==> flow/design.v <==
`timescale 1ns / 1ps
module D_flipflop(
    input D,
    input clk,
    input en,
    input reset,
	 output reg Q
    );
always @ (posedge clk or negedge reset)
if (!reset)
Q <= 1'b0;
else if (en)
Q <= D;
endmodule
`timescale 1ns / 1ps
module Debouncing(
    input In,
    input clk,
    input en,
	 input rst,
    output X
    );
	 wire temp1,temp2,temp3;
D_flipflop ONE(In,clk,en,rst,temp1),
			  TWO(temp1,clk,en,rst,temp2),
			  Three(temp2,clk,en,rst,temp3);
assign X= temp1 && temp2 && temp3 ;
endmodule
`timescale 1ns / 1ps
module Rising_Edge_Detector(
input LEVEL,
input clk,
input en,
input rst,
output Z
    );
reg [1:0] state, nextState;
parameter ONE=2'b00, ZERO=2'b01, EDGE=2'b10, X = 2'b11 ;
always @ (LEVEL or state)  begin
 case (state)
 ONE: if (LEVEL) nextState = ONE;
	else nextState = ZERO;
 ZERO: if (LEVEL) nextState = EDGE;
	else nextState = ZERO;
 EDGE: if (LEVEL) nextState = ONE;
	else nextState = ZERO;
 default:
	nextState = X;
 endcase
 end
always @ (posedge clk or negedge rst) begin
 if(!rst) state <= ZERO;
 else if (en) state <= nextState;
end
assign Z = (state == EDGE);
endmodule
`timescale 1ns / 1ps
module ClockDivider( clk, tick, rst);
	input clk,rst;
	output tick;
	reg out;
	integer i;
	assign tick = (i >= 3) && !out;
	always@(posedge clk or negedge rst) begin
		if(!rst) begin
			i <= 0;
			out <= 1'b0;
		end
		else begin
				if(i<3)
					i <= i+1;
				else begin
					out <= !out;
					i <= 0;
				end
			end
	end
endmodule
`timescale 1ns / 1ps
module UpCounter_SyncReset(clk, en, rst, Q);
input clk, en, rst;
output reg [1:0] Q;
always @ (posedge clk or negedge rst) begin
	if(!rst)
		Q<=2'b00;  
	else if (en) begin
		if(Q == 2'b11)
			Q<=2'b00;
		else
			Q<=Q+1'b1;
			end
end
endmodule
`timescale 1ns / 1ps
module dec(
	input [5:0] sec,
	input [3:0] min2,
	input [3:0] min1,
	input [3:0] H2,
	input [2:0] H1,
	input condition,
	input [3:0] Amin2,
	input [3:0] Amin1,
	input [3:0] AH2,
	input [1:0] AH1,
	input clk,
	input tick,
	input reset,
	output reg [6:0] out,
	output reg [3:0]selector
	);
	reg [6:0] out_min2;
	reg [6:0] out_min1;
	reg [6:0] out_H2;
	reg [6:0] out_H1;
	reg [6:0] out_Amin2;
	reg [6:0] out_Amin1;
	reg [6:0] out_AH2;
	reg [6:0] out_AH1;
always @ (*)
begin
	 case (min2)
			4'b0000: out_min2=7'b0000001;  
			4'b0001: out_min2=7'b1001111;  
			4'b0010: out_min2=7'b0010010;
			4'b0011: out_min2=7'b0000110; 
			4'b0100: out_min2=7'b1001100; 
			4'b0101: out_min2=7'b0100100;
			4'b0110: out_min2=7'b0100000;  
			4'b0111: out_min2=7'b0001111; 
			4'b1000: out_min2=7'b0000000; 
			4'b1001: out_min2=7'b0000100;
			4'b1010: out_min2=7'b0001000;  
			4'b1111: out_min2=7'b1101010;  
			default: out_min2=7'b1111111;  
		endcase
case (min1)
			4'b0000: out_min1=7'b0000001;  
			4'b0001: out_min1=7'b1001111;  
			4'b0010: out_min1=7'b0010010;
			4'b0011: out_min1=7'b0000110; 
			4'b0100: out_min1=7'b1001100; 
			4'b0101: out_min1=7'b0100100;
			4'b0110: out_min1=7'b0100000;  
			4'b0111: out_min1=7'b0001111; 
			4'b1000: out_min1=7'b0000000; 
			4'b1001: out_min1=7'b0000100;
			4'b1010: out_min1=7'b1110000;  
			4'b1111: out_min1=7'b0001000;  
			default: out_min1=7'b1111111;  
		endcase
		case (H2)
			4'b0000: out_H2=7'b0000001;  
			4'b0001: out_H2=7'b1001111;  
			4'b0010: out_H2=7'b0010010;
			4'b0011: out_H2=7'b0000110; 
			4'b0100: out_H2=7'b1001100; 
			4'b0101: out_H2=7'b0100100;
			4'b0110: out_H2=7'b0100000;  
			4'b0111: out_H2=7'b0001111; 
			4'b1000: out_H2=7'b0000000; 
			4'b1001: out_H2=7'b0000100; 
			4'b1010: out_H2=7'b0010000;  
			4'b1111: out_H2=7'b1110001;  
			default: out_H2=7'b1111111;  
		endcase
		case (H1)
			3'b000: out_H1=7'b0000001;  
			3'b001: out_H1=7'b1001111;  
			3'b010: out_H1=7'b0010010;
			3'b011: out_H1=7'b0100100;		 
			3'b111: out_H1=7'b0001000;		 
			default: out_H1=7'b1111111;  
		endcase
case (Amin2)
			4'b0000: out_Amin2=7'b0000001;  
			4'b0001: out_Amin2=7'b1001111;  
			4'b0010: out_Amin2=7'b0010010;
			4'b0011: out_Amin2=7'b0000110; 
			4'b0100: out_Amin2=7'b1001100; 
			4'b0101: out_Amin2=7'b0100100;
			4'b0110: out_Amin2=7'b0100000;  
			4'b0111: out_Amin2=7'b0001111; 
			4'b1000: out_Amin2=7'b0000000; 
			4'b1001: out_Amin2=7'b0000100;
			default: out_Amin2=7'b1111111;  
		endcase
case (Amin1)
			4'b0000: out_Amin1=7'b0000001;  
			4'b0001: out_Amin1=7'b1001111;  
			4'b0010: out_Amin1=7'b0010010;
			4'b0011: out_Amin1=7'b0000110; 
			4'b0100: out_Amin1=7'b1001100; 
			4'b0101: out_Amin1=7'b0100100;
			4'b0110: out_Amin1=7'b0100000;  
			4'b0111: out_Amin1=7'b0001111; 
			4'b1000: out_Amin1=7'b0000000; 
			4'b1001: out_Amin1=7'b0000100;
			default: out_Amin1=7'b1111111;  
		endcase
		case (AH2)
			4'b0000: out_AH2=7'b0000001;  
			4'b0001: out_AH2=7'b1001111;  
			4'b0010: out_AH2=7'b0010010;
			4'b0011: out_AH2=7'b0000110; 
			4'b0100: out_AH2=7'b1001100; 
			4'b0101: out_AH2=7'b0100100;
			4'b0110: out_AH2=7'b0100000;  
			4'b0111: out_AH2=7'b0001111; 
			4'b1000: out_AH2=7'b0000000; 
			4'b1001: out_AH2=7'b0000100; 
			default: out_AH2=7'b1111111;  
		endcase
		case (AH1)
			2'b00: out_AH1=7'b0000001;  
			2'b01: out_AH1=7'b1001111;  
			2'b10: out_AH1=7'b0010010;	
			default: out_AH1=7'b1111111;  
		endcase
end
wire [1:0] kk;
UpCounter_SyncReset clock_only(clk,tick,reset,kk);
always @(*)
if(condition==1'b1)
	case(kk) 
	2'b00:begin selector= 4'b1110; out=out_Amin2; end
	2'b01:begin selector= 4'b1101; out=out_Amin1; end
	2'b10:begin selector= 4'b1011; out=out_AH2; end
	2'b11:begin selector= 4'b0111; out=out_AH1; end
	endcase	
else
	case(kk) 
	2'b00:begin selector= 4'b1110; out=out_min2; end
	2'b01:begin selector= 4'b1101; out=out_min1; end
	2'b10:begin selector= 4'b1011; out=out_H2; end
	2'b11:begin selector= 4'b0111; out=out_H1; end
	endcase
endmodule
`timescale 1ns / 1ps
module clk1 (
	input clk,
	input rst,
	input clr,
	output rise,
	output reg out);
	integer i;
	assign rise = !clr && (i >= 5) && !out;
	always@(posedge clk or negedge rst) begin
		if(!rst) begin
			i <= 0;
			out <= 1'b0;
		end
		else if(clr) begin
			i <= 0;
			out <= 1'b0;
		end
		else begin
				if(i<5)
					i <= i+1;
				else begin
					out <= !out;
					i <= 0;
				end
			end
	end
endmodule
`timescale 1ns / 1ps
module clk2 (
	input clk,
	input rst,
	input clr,
	output rise,
	output reg out);
	integer i;
	assign rise = !clr && (i >= 799) && !out;
	always@(posedge clk or negedge rst) begin
		if(!rst) begin
			i <= 0;
			out <= 1'b0;
		end
		else if(clr) begin
			i <= 0;
			out <= 1'b0;
		end
		else begin
				if(i<799)
					i <= i+1;
				else begin
					out <= !out;
					i <= 0;
				end
			end
	end
endmodule
`timescale 1ns / 1ps
module clk3 (
	input clk,
	input rst,
	input clr,
	output rise,
	output reg out);
	integer i;
	assign rise = !clr && (i >= 24) && !out;
	always@(posedge clk or negedge rst) begin
		if(!rst) begin
			i <= 0;
			out <= 1'b0;
		end
		else if(clr) begin
			i <= 0;
			out <= 1'b0;
		end
		else begin
				if(i<24)
					i <= i+1;
				else begin
					out <= !out;
					i <= 0;
				end
			end
	end
endmodule
`timescale 1ns / 1ps
module I2s(
	 input CLK,
	 input rst,
	 input enable,
	 output S_CLK,
	 output LR_CLK,
	 output M_CLK,
	 output reg Sin
    );
wire [15:0] data= 16'b1101101101101110;
wire clk1,clk2,clk3;
wire rise1,rise2,rise3;
clk1  five_hundred_500KHz	 (CLK,rst,!enable,rise1,clk1);
clk2  four_4KHz			 	 (CLK,rst,!enable,rise2,clk2);
clk3 thirty_two_times_128KHz(CLK,rst,!enable,rise3,clk3);
assign M_CLK = clk1;
assign LR_CLK = clk2;
assign S_CLK = clk3;
integer i;
always @(posedge CLK or negedge rst)
begin
	if (!rst)
		begin
		i <=0;
		Sin <= 1'b0;
		end
	else if (!enable)
		begin
		i <=0;
		Sin <= 1'b0;
		end
	else if (rise3)
		begin
		Sin<=data[i[3:0]];
		i <= i+1;
		end
end
endmodule
`timescale 1ns / 1ps
module digital_loc(
    input key_a,
    input key_b,
    input key_c,
    input key_d,
    input reset,
	 input clk,
    output [6:0] postion_state,
	 output  [3:0] x,
	 output reg [1:0] Led2,
	 output  [3:0] selector,
	 output reg dot,
	 output S_CLK,
	 output LR_CLK,
	 output M_CLK,
	 output  Sin
    );
	  wire tick;
	 reg [3:0] min2; reg[3:0] min1; reg[2:0] H1; reg [3:0] H2;
	 reg [3:0] A_min2; reg [3:0] A_min1; reg [1:0] A_H1; reg [3:0] A_H2;
	 reg [5:0] sec;
	 ClockDivider twohundredHZ(clk, tick, reset);
	 wire tempa, tempb, tempc, tempd;
	 Debouncing a(key_a,clk,tick,reset,tempa),
					b(key_b,clk,tick,reset,tempb),
					c(key_c,clk,tick,reset,tempc),
					d(key_d,clk,tick,reset,tempd);
	 wire tempAA,tempBB,tempCC,tempDD;
	Rising_Edge_Detector		AA(tempa,clk,tick,reset,tempAA),
									BB(tempb,clk,tick,reset,tempBB),
									CC(tempc,clk,tick,reset,tempCC),
									DD(tempd,clk,tick,reset,tempDD);
integer interal_counter;
reg alarm_sound;
reg [20:0] old_value;
reg condition_alarm;
 reg [3:0] state, nextState;
parameter state_Clock=4'b0001        ,state_Adjust_min2= 4'b0010;
parameter state_Adjust_min1= 4'b0011 ,state_Adjust_H2= 4'b0100;
parameter state_Adjust_H1= 4'b0101   ,state_Adjust_Amin2= 4'b0110;
parameter state_Adjust_Amin1= 4'b0111,state_Adjust_AH2= 4'b1000;
parameter state_Adjust_AH1= 4'b1001  ,state_Pause=4'b1010;
parameter state_Stop_A= 4'b1011      , state_Adjust_X=4'b1111;
assign x = state;
always @(*)
	condition_alarm = (state == state_Adjust_Amin2) || (state == state_Adjust_Amin1) ||
	                  (state == state_Adjust_AH2)   || (state == state_Adjust_AH1);
always @ (*)
if(!tempAA && !tempBB   )
	nextState=state;
else
 case (state)
	state_Clock: begin if(tempAA) nextState = state_Adjust_min2;
	else if(tempBB) nextState =state_Pause;
	else  nextState = state_Clock; end
	state_Pause: begin if(tempBB) nextState=state_Clock;
	else nextState=state_Pause; end
	state_Adjust_min2: begin if(tempAA) nextState= state_Adjust_min1;
	else nextState= state_Clock; end
	state_Adjust_min1: begin if(tempAA) nextState= state_Adjust_H2;
	else nextState= state_Clock; end
	state_Adjust_H2: begin if(tempAA) nextState= state_Adjust_H1;
	else nextState= state_Clock; end
	state_Adjust_H1: begin if(tempAA) nextState= state_Adjust_Amin2;
	else nextState= state_Clock; end
	state_Adjust_Amin2: begin if(tempAA) nextState= state_Adjust_Amin1;
	else nextState= state_Clock; end
	state_Adjust_Amin1: begin if(tempAA) nextState= state_Adjust_AH2;
	else nextState= state_Clock; end
	state_Adjust_AH2:begin if(tempAA) nextState= state_Adjust_AH1;
	else nextState= state_Clock; end
	state_Adjust_AH1:begin if(tempAA) nextState= state_Adjust_min2;
	else nextState= state_Clock; end
 default: nextState = state_Adjust_X;
 endcase
always @ (posedge clk or negedge reset)
begin
	if(!reset)
		state <= state_Clock;
	else if(tick)
		state <= nextState;
end
always @(posedge clk or negedge reset)
	if(!reset )
			begin
				min2<=0;
				min1<=0;
				H1 <=0;
				H2 <=0;
				sec<=0;
				A_min2<=0;
				A_min1<=4'b0000;
				A_H1 <=0;
				A_H2 <=0;
				Led2<=2'b00;
				alarm_sound<=0;
				interal_counter<=0;
				dot<=0;
				old_value<=21'b0;
			end
else if(tick) begin
if(interal_counter<199)
					interal_counter<=interal_counter+1;
else begin
							interal_counter<=0;
							dot<=!dot;
if(state == state_Pause) begin min2<=min2; min1<=min1; H1<=H1; H2<=H2; dot<=0; end   
else if(Led2==2'b11)
							begin
							Led2<=2'b00; alarm_sound<=0; sec<=old_value[5:0];
							min2<=old_value[9:6]; min1<= old_value[13:10]; H2<= old_value[17:14]; H1<= old_value[20:18];
							old_value <=21'b000000000000000000000;
							end
else begin
							if(sec == 6'b111011)
								begin
								sec <= 6'b000000;
								if(min2==4'b1001)
									begin
									min2<=4'b0000;
									if(min1==4'b0101)
										begin
										min1<=4'b0000;
										if( (H1==3'b010) && (H2==4'b0011) )
											begin H1<=3'b000; H2<=4'b0000; end
										else if(H2==4'b1001)
											begin H2<=4'b0000; H1<=H1+1'b1; end
										else
											H2<=H2+1'b1;
										end
									else
										min1<=min1+1'b1;
									end
								else
									min2<=min2+1'b1;
								end
							else
								sec <= sec+1'b1;
							if( (H1==A_H1) && (H2==A_H2) && (min1==A_min1) && (min2==A_min2) && (sec==6'b000000))
								begin
								Led2<=2'b11; alarm_sound<=1;
								old_value <={H1,H2,min1,min2,(sec+1'b1)};
								min2<= 4'b1111; min1<= 4'b1111; H2<= 4'b1111; H1<= 3'b111;
								end
		end
		end
if((state != state_Clock) && (state != state_Pause))
		begin
		dot<=0;
		begin min2<=min2; min1<=min1; H1<=H1; H2<=H2; end
		 if((tempCC==1) && (state == state_Adjust_min2))
			if(min2==4'b1001)
					min2 <= 4'b0000;
			else	min2<=min2+1'b1;
	else if((tempCC==1) && (state == state_Adjust_min1))
			if(min1==4'b0101)
					min1 <= 4'b0000;
			else	min1<=min1+1'b1;
	else if((tempCC==1) && (state == state_Adjust_H2))
			if( H2==4'b1001)
					H2<=4'b0000;
			else
					H2<=H2+1'b1;
	else if((tempCC==1) && (state == state_Adjust_H1))
			if(H1==3'b010)
				H1<=3'b000;
			else	H1<=H1+1'b1;
	else if((tempCC==1) && (state == state_Adjust_Amin2))
			begin
			if(A_min2==4'b1001)
					A_min2 <= 4'b0000;
			else	A_min2<= A_min2+1'b1;
			end
	else if((tempCC==1) && (state == state_Adjust_Amin1))
			begin
			if(A_min1==4'b0101)
					A_min1 <= 4'b0000;
			else	A_min1<=A_min1+1'b1;
			end
	else if((tempCC==1) && (state == state_Adjust_AH2))
			begin
			if( A_H2==4'b1001)
					A_H2<=4'b0000;
			else
					A_H2<=A_H2+1'b1;
			end
	else if((tempCC==1) && (state == state_Adjust_AH1))
			begin
			if(A_H1==2'b10)
				A_H1<=2'b00;
			else	A_H1<=A_H1+1'b1;
			end
if((tempDD==1) && (state == state_Adjust_min2))
			if( min2==0)
					min2<= 4'b1001;
			else
					min2<=min2-1'b1;
	else if((tempDD==1) && (state == state_Adjust_min1))
			if(min1==0)
				min1 <= 4'b0101;
			else
				min1<=min1-1'b1;
	else if((tempDD==1) && (state == state_Adjust_H2))
			if( H2==0)
				H2<=4'b1001;
			else
				H2<=H2-1'b1;
	else if((tempDD==1) && (state == state_Adjust_H1))
			if (H1==0)
				H1 <= 3'b010;
			else
				H1 <= H1-1'b1;
	else if((tempDD==1) && (state == state_Adjust_Amin2))
			begin
			if( A_min2==0)
					A_min2<= 4'b1001;
			else
					A_min2<=A_min2-1'b1;
			end
	else if((tempDD==1) && (state == state_Adjust_Amin1))
			begin
			if(A_min1==0)
				A_min1 <= 4'b0101;
			else
				A_min1<=A_min1-1'b1;
			end
	else if((tempDD==1) && (state == state_Adjust_AH2))
			begin
			if( A_H2==0)
				A_H2<=4'b1001;
			else
				A_H2<=A_H2-1'b1;
			end
	else if((tempDD==1) && (state == state_Adjust_AH1))
			begin
			if (A_H1==0)
				A_H1 <= 2'b10;
			else
				A_H1 <= A_H1-1'b1;
			end
end
end
I2s sound(clk,reset,alarm_sound,S_CLK,LR_CLK,M_CLK,Sin);
dec print_satus(sec,min2,min1,H2,H1,condition_alarm,A_min2, A_min1, A_H2,A_H1,clk,tick,reset, postion_state,selector);
endmodule
Ticket comment

From RTL to reports: digital_loc
Tool output for the design above before and after an edit, in the order of the flow. Lines under "before" count in the file above, lines under "after" in the edited file. "change" is "after" less "before", of the values as shown; "rel. change" is that difference over "before", in percent. Operators: Yosys type, input widths -> output width; for muxes data width and select width s. Cell names lack the library's common part. The mark n/a stands for no value.

Top: digital_loc. Clock input: clk. Library: sky130hd. Library corner: tt_025C_1v80.

The edit
Unified diff, file above to edited file. A script made this edit. It changes what the design does and was not meant as an optimisation.

```diff
@@ -380,5 +380,5 @@
 	  wire tick;
 	 reg [3:0] min2; reg[3:0] min1; reg[2:0] H1; reg [3:0] H2;
-	 reg [3:0] A_min2; reg [3:0] A_min1; reg [1:0] A_H1; reg [3:0] A_H2;
+	 reg [2:0] A_min2; reg [3:0] A_min1; reg [1:0] A_H1; reg [3:0] A_H2;
 	 reg [5:0] sec;
 	 ClockDivider twohundredHZ(clk, tick, reset);
```

Word level
Source: Yosys, flattened and elaborated, memories not mapped. Widths are those after wreduce. Registers that Yosys merges into a memory's read port (data or address) are not register bits. Print and check cells do not count. Equal cells are merged and count once. Memory sizes are those after Yosys's memory passes, which may raise the word count (mostly to a power of two), join words into wider ones and drop unused or constant bits.

Operators by class: equality and inequality tests (before 49, after 48, change -1, rel. change -2.04%); reduce/logical cells (before 76, after 76, change 0, rel. change 0.00%); order comparisons (before 7, after 7, change 0, rel. change 0.00%); shift operators (before 1, after 1, change 0, rel. change 0.00%); bitwise operators (before 3, after 3, change 0, rel. change 0.00%); add/subtract/negate cells (before 24, after 24, change 0, rel. change 0.00%); multiplexer cells (before 180, after 179, change -1, rel. change -0.56%).

Operators with widths: $mux 4 (before 87, after 75, change -12, rel. change -13.79%); $mux 3 (before 24, after 35, change +11, rel. change +45.83%); $eq 4x4->1 const B (before 7, after 6, change -1, rel. change -14.29%); $add 4x1->4 const B (before 6, after 5, change -1, rel. change -16.67%); $logic_not 4->1 (before 6, after 5, change -1, rel. change -16.67%); $sub 4x1->4 const B (before 6, after 5, change -1, rel. change -16.67%); $eq 4x4->1 (before 3, after 2, change -1, rel. change -33.33%); $add 3x1->3 const B (before 1, after 2, change +1, rel. change +100.00%); $logic_not 3->1 (before 1, after 2, change +1, rel. change +100.00%); $sub 3x1->3 const B (before 1, after 2, change +1, rel. change +100.00%); $eq 4x3->1 (before 0, after 1, change +1); $logic_and 1x1->1 (before 34, after 34, change 0, rel. change 0.00%); $mux 2 (before 27, after 27, change 0, rel. change 0.00%); $mux 1 (before 17, after 17, change 0, rel. change 0.00%); $mux 32 (before 10, after 10, change 0, rel. change 0.00%); $eq 2x2->1 const B (before 8, after 8, change 0, rel. change 0.00%); $logic_not 1->1 (before 7, after 7, change 0, rel. change 0.00%); $add 32x2->32 const B (before 6, after 6, change 0, rel. change 0.00%); $eq 2x1->1 const B (before 6, after 6, change 0, rel. change 0.00%); $eq 4x3->1 const B (before 6, after 6, change 0, rel. change 0.00%); $logic_not 2->1 (before 6, after 6, change 0, rel. change 0.00%); $ne 2x2->1 const B (before 4, after 4, change 0, rel. change 0.00%); $pmux 2 s2 (before 4, after 4, change 0, rel. change 0.00%); $reduce_or 2->1 (before 4, after 4, change 0, rel. change 0.00%); $eq 4x2->1 const B (before 3, after 3, change 0, rel. change 0.00%); $logic_or 1x1->1 (before 3, after 3, change 0, rel. change 0.00%); $not 1->1 (before 3, after 3, change 0, rel. change 0.00%); $reduce_and 2->1 (before 3, after 3, change 0, rel. change 0.00%).

The list need not be complete.

Bit counts: output and inout bits (before 22, after 22, change 0, rel. change 0.00%); bits in registers (before 283, after 282, change -1, rel. change -0.35%); bits in read-only memories (before 672, after 672, change 0, rel. change 0.00%); memory cells (before 6, after 6, change 0, rel. change 0.00%).

Memories: shape (words x width / read and write ports) (before 16x7 r1 w0; 16x7 r1 w0; 16x7 r1 w0; 16x7 r1 w0; 16x7 r1 w0; 16x7 r1 w0, after 16x7 r1 w0; 16x7 r1 w0; 16x7 r1 w0; 16x7 r1 w0; 16x7 r1 w0; 16x7 r1 w0).

Logic depth
Longest topological path by Yosys (ltp), each cell counted once; first at word level (registers and memories cut), then after technology mapping (sequential cells cut; the memories' decode and read muxes count).

Logic depth: depth after elaboration (before 18, after 18, change 0, rel. change 0.00%); ABC_AREA (before 0, after 0); mapped depth (before 9, after 11, change +2, rel. change +22.22%); mapped depth without buffers (before 8, after 9, change +1, rel. change +12.50%).

Netlist
Source: synth_stat.txt of the flow (Yosys; design flattened, memories mapped). It holds for the ABC_AREA given above (unset counts as 0); a run with the other value may have another netlist.

Synthesis totals: standard cells after synthesis (before 1844, after 1808, change -36, rel. change -1.95%); synthesis area (µm²) (before 16001.6, after 15501.1, change -500.5, rel. change -3.13%); flip-flops (before 257, after 256, change -1, rel. change -0.39%); area of sequential cells (µm²) (before 6437.4, after 6412.4, change -25.0, rel. change -0.39%).

Cells by type: nand2_1 (before 185, after 219, change +34, rel. change +18.38%); o21ai_0 (before 109, after 136, change +27, rel. change +24.77%); nor3_1 (before 49, after 26, change -23, rel. change -46.94%); xnor2_1 (before 72, after 56, change -16, rel. change -22.22%); mux2_2 (before 18, after 3, change -15, rel. change -83.33%); a31oi_1 (before 10, after 24, change +14, rel. change +140.00%); nand3_1 (before 82, after 95, change +13, rel. change +15.85%); nor2_1 (before 238, after 227, change -11, rel. change -4.62%); inv_1 (before 85, after 74, change -11, rel. change -12.94%); o31ai_1 (before 9, after 18, change +9, rel. change +100.00%); clkbuf_1 (before 77, after 70, change -7, rel. change -9.09%); nor4_1 (before 46, after 39, change -7, rel. change -15.22%); or3_1 (before 13, after 20, change +7, rel. change +53.85%); and2_1 (before 10, after 17, change +7, rel. change +70.00%); nand4_1 (before 37, after 31, change -6, rel. change -16.22%); a221o_1 (before 10, after 4, change -6, rel. change -60.00%); nor3b_1 (before 7, after 1, change -6, rel. change -85.71%); nor2b_1 (before 21, after 16, change -5, rel. change -23.81%).

The list need not be complete. By module: a second synthesis without flattening, with its own total; a netlist apart from the flattened one above.

Second synthesis, totals: cell total of the unflattened synthesis (before 1884, after 1868, change -16, rel. change -0.85%); area (unflattened synthesis) (µm²) (before 16719.8, after 16652.2, change -67.6, rel. change -0.40%).

Each row is one instance without its submodules.

Modules, before: digital_loc (cells 750, instances 1, area 6351.1 µm², seq. area 2353.5 µm²); clk1 (cells 192, instances 1, area 1838.0 µm², seq. area 825.8 µm²); clk3 (cells 189, instances 1, area 1814.2 µm², seq. area 825.8 µm²); dec (cells 268, instances 1, area 1805.5 µm², seq. area 0.0 µm²); ClockDivider (cells 183, instances 1, area 1774.2 µm², seq. area 825.8 µm²); clk2 (cells 193, instances 1, area 1769.2 µm², seq. area 825.8 µm²); D_flipflop (cells 2, instances 12, area 40.0 µm², seq. area 25.0 µm²); Rising_Edge_Detector (cells 12, instances 4, area 120.1 µm², seq. area 76.3 µm²); I2s (cells 27, instances 1, area 292.8 µm², seq. area 125.1 µm²); UpCounter_SyncReset (cells 6, instances 1, area 88.8 µm², seq. area 50.0 µm²); Debouncing (cells 1, instances 4, area 6.3 µm², seq. area 0.0 µm²).

Modules, after: digital_loc (cells 735, instances 1, area 6211.0 µm², seq. area 2328.5 µm²); dec (cells 267, instances 1, area 1878.1 µm², seq. area 0.0 µm²); clk1 (cells 192, instances 1, area 1838.0 µm², seq. area 825.8 µm²); clk3 (cells 189, instances 1, area 1814.2 µm², seq. area 825.8 µm²); ClockDivider (cells 183, instances 1, area 1774.2 µm², seq. area 825.8 µm²); clk2 (cells 193, instances 1, area 1769.2 µm², seq. area 825.8 µm²); D_flipflop (cells 2, instances 12, area 40.0 µm², seq. area 25.0 µm²); Rising_Edge_Detector (cells 12, instances 4, area 120.1 µm², seq. area 76.3 µm²); I2s (cells 27, instances 1, area 292.8 µm², seq. area 125.1 µm²); UpCounter_SyncReset (cells 6, instances 1, area 88.8 µm², seq. area 50.0 µm²); Debouncing (cells 1, instances 4, area 6.3 µm², seq. area 0.0 µm²).

Path before layout
Source: OpenSTA report_checks on the synthesized netlist (no wires, ideal clock, input and output delay 20% of the period each), path of least setup slack; recovery checks are left aside. Register names are those of the netlist, which keeps one name where synthesis merged equal registers.

Timing path post-synthesis: path type (before register -> output, after register -> output); from (before register print_satus.clock_only.Q[1], after register state[3]); to (before output postion_state[0], after output postion_state[3]); period (ps) (before 10000, after 10000, change 0, rel. change 0.00%); output delay (ps) (before 2000, after 2000, change 0, rel. change 0.00%); buffers on the path (before 1, after 3, change +2, rel. change +200.00%); data required time (ps) (before 8000, after 8000, change 0, rel. change 0.00%); launch time at the first pin (ps) (before 0, after 0, change 0); stages on the path (before 10, after 9, change -1, rel. change -10.00%); delay of the path (ps) (before 1921, after 1936, change +15, rel. change +0.78%); slack (ps) (before 6079, after 6064, change -15); data arrival time (ps) (before 1921, after 1936, change +15, rel. change +0.78%); synthesis period reached (ps) (before 3921, after 3936, change +15, rel. change +0.38%).

"delay of the path" is the arrival time less input delay plus setup time. A path that ends at an output port has no setup time. "stages on the path" counts driving pins, that of a launching flip-flop among them; a cell with two outputs on the path counts twice. "synthesis period reached" = period - worst setup slack (recovery checks aside). The figure is calculated, with input and output delays left at 20% of the set period. Between the ends stands the longest chain of elaborated cells between them, by number of cells; it is not shown to be the way that was timed. Of several equally long chains one is given. Each line given opens the expression or statement behind the cell; cells for indexed reads and writes are added by Yosys, which also makes memories of some case tables. A register here has more assigning lines than the two given.

Between the ends, post-synthesis, before:
Cell sequence: dfrtp_1 inv_1 ha_1 clkbuf_1 inv_1 a21oi_1 o21ai_0 o211a_1 mux4_2 inv_1. For length of the longest elaborated chain the number is 3. The entry for elaborated cells on any way between the ends reads 7.

RTL lines, path post-synthesis, before: start: declaration (RTL line 82) `output reg [1:0] Q;`; start: assignment (RTL line 85) `Q<=2'b00;`; start: assignment (RTL line 90) `Q<=Q+1'b1;`; $eq 2x2->1 (RTL line 232) `case(kk)`; $pmux 7 s4 (RTL line 232); $mux 7 (RTL line 224) `if(condition==1'b1)`; end: declaration (RTL line 370) `output [6:0] postion_state,`.

Between the ends, post-synthesis, after:
Cell sequence: dfrtp_1 clkbuf_1 nor2b_1 clkbuf_1 nand2_1 o21ai_1 clkbuf_1 o22ai_1 o21ai_0. For length of the longest elaborated chain the number is 5. The entry for elaborated cells on any way between the ends reads 8.

RTL lines, path post-synthesis, after: start: declaration (RTL line 399) `reg [3:0] state, nextState;`; start: assignment (RTL line 441) `state <= state_Clock;`; start: assignment (RTL line 443) `state <= nextState;`; $eq 4x3->1 (RTL line 408) `condition_alarm = (state == state_Adjust_Amin2) || (state == state_Adjust_Amin1) ||`; $logic_or 1x1->1 x3 (RTL line 408); $mux 7 (RTL line 224) `if(condition==1'b1)`; end: declaration (RTL line 370) `output [6:0] postion_state,`.

Timing after layout
From the final timing report of each run of pair A: the path of least setup slack in the routed layout; clock arrival at registers is part of the times. The report prints the path's times to 10 ps; the period is as set.

Timing path post-layout: path type (before register -> output, after register -> output); from (before register H1[0], after register state[2]); to (before output postion_state[0], after output postion_state[2]); launch time at the first pin (ps) (before 580, after 560, change -20, rel. change -3.45%); period (ps) (before 10000, after 10000, change 0, rel. change 0.00%); buffers on the path (before 1, after 2, change +1, rel. change +100.00%); data arrival time (ps) (before 3240, after 3380, change +140, rel. change +4.32%); output delay (ps) (before 2000, after 2000, change 0, rel. change 0.00%); stages on the path (before 9, after 7, change -2, rel. change -22.22%); data required time (ps) (before 8000, after 8000, change 0, rel. change 0.00%); slack (ps) (before 4760, after 4620, change -140).

Between the ends stands the longest chain of elaborated cells between them, by number of cells; it is not shown to be the way that was timed. Of several equally long chains one is given. A register here has more assigning lines than the two given.

Between the ends, post-layout, before:
Cell sequence: dfrtp_1 inv_1 ha_1 nor2b_1 o22ai_1 a222oi_1 mux4_2 inv_1 clkdlybuf4s50_1. For length of the longest elaborated chain the number is 4. The entry for elaborated cells on any way between the ends reads 8.

RTL lines, path post-layout, before: start: declaration (RTL line 381) `reg [3:0] min2; reg[3:0] min1; reg[2:0] H1; reg [3:0] H2;`; start: assignment (RTL line 473) `min2<=old_value[9:6]; min1<= old_value[13:10]; H2<= old_value[17:14]; H1<= old_value[20:18];`; start: assignment (RTL line 529) `else H1<=H1+1'b1;`; $eq 3x3->1 (RTL line 167) `case (H1)`; $pmux 7 s5 (RTL line 167); $pmux 7 s4 (RTL line 232) `case(kk)`; $mux 7 (RTL line 224) `if(condition==1'b1)`; end: declaration (RTL line 370) `output [6:0] postion_state,`.

Between the ends, post-layout, after:
Cell sequence: dfrtp_1 nor2b_1 nand2_1 o21ai_1 buf_4 mux4_2 clkdlybuf4s50_1. For length of the longest elaborated chain the number is 5. The entry for elaborated cells on any way between the ends reads 8.

RTL lines, path post-layout, after: start: declaration (RTL line 399) `reg [3:0] state, nextState;`; start: assignment (RTL line 441) `state <= state_Clock;`; start: assignment (RTL line 443) `state <= nextState;`; $eq 4x3->1 (RTL line 408) `condition_alarm = (state == state_Adjust_Amin2) || (state == state_Adjust_Amin1) ||`; $logic_or 1x1->1 x3 (RTL line 408); $mux 7 (RTL line 224) `if(condition==1'b1)`; end: declaration (RTL line 370) `output [6:0] postion_state,`.

Flow runs
Runs of the flow (Yosys, OpenROAD) on both versions; the two runs of a pair have the same settings. The constraints put input and output delay at 20% of the set period each and load the outputs with 0.01 pF.

Flow settings, pair A:
CORE_UTILIZATION: 40. The entry for period_ns reads 10.0. CAP_MARGIN: 20. For CORE_MARGIN the number is 2. For SLEW_MARGIN the number is 20.

Results, pair A: post-route worst hold slack (ps) (before 481, after 458, change -23); worst setup slack after layout (ps) (before 4756, after 4618, change -138); power (mW) (before 2.235, after 2.291, change +0.056, rel. change +2.51%); synthesis area (µm²) (before 16001.6, after 15501.1, change -500.5, rel. change -3.13%); clock period reached (ps) (before 5244, after 5382, change +138, rel. change +2.63%); die outline area (µm²) (before 41620.1, after 40342.7, change -1277.4, rel. change -3.07%); utilization after layout (before 0.447, after 0.45, change +0.003).

Flow settings, pair B:
Under CELL_PAD_IN_SITES_DETAIL_PLACEMENT stands 0. The figure for CELL_PAD_IN_SITES_GLOBAL_PLACEMENT is 1. CORE_UTILIZATION: 17. For CTS_CLUSTER_DIAMETER the number is 78. For CTS_CLUSTER_SIZE the number is 100. For PLACE_DENSITY_LB_ADDON the number is 0.22. SETUP_SLACK_MARGIN: -0.31. The entry for period_ns reads 8.47. CAP_MARGIN: 20. For CORE_MARGIN the number is 2. For SLEW_MARGIN the number is 20.

Results, pair B: post-route worst hold slack (ps) (before 488, after 459, change -29); worst setup slack after layout (ps) (before 3274, after 3324, change +50); power (mW) (before 2.646, after 2.576, change -0.070, rel. change -2.65%); synthesis area (µm²) (before 16001.6, after 15501.1, change -500.5, rel. change -3.13%); clock period reached (ps) (before 5196, after 5146, change -50, rel. change -0.96%); die outline area (µm²) (before 96596.6, after 93614.6, change -2982.0, rel. change -3.09%); utilization after layout (before 0.2, after 0.2, change 0.0).

"clock period reached" means the clock period less the worst setup slack. The figure is calculated, with input and output delays left at 20% of the set period. "power": no workload was simulated; the value follows from the tool's default switching activity.
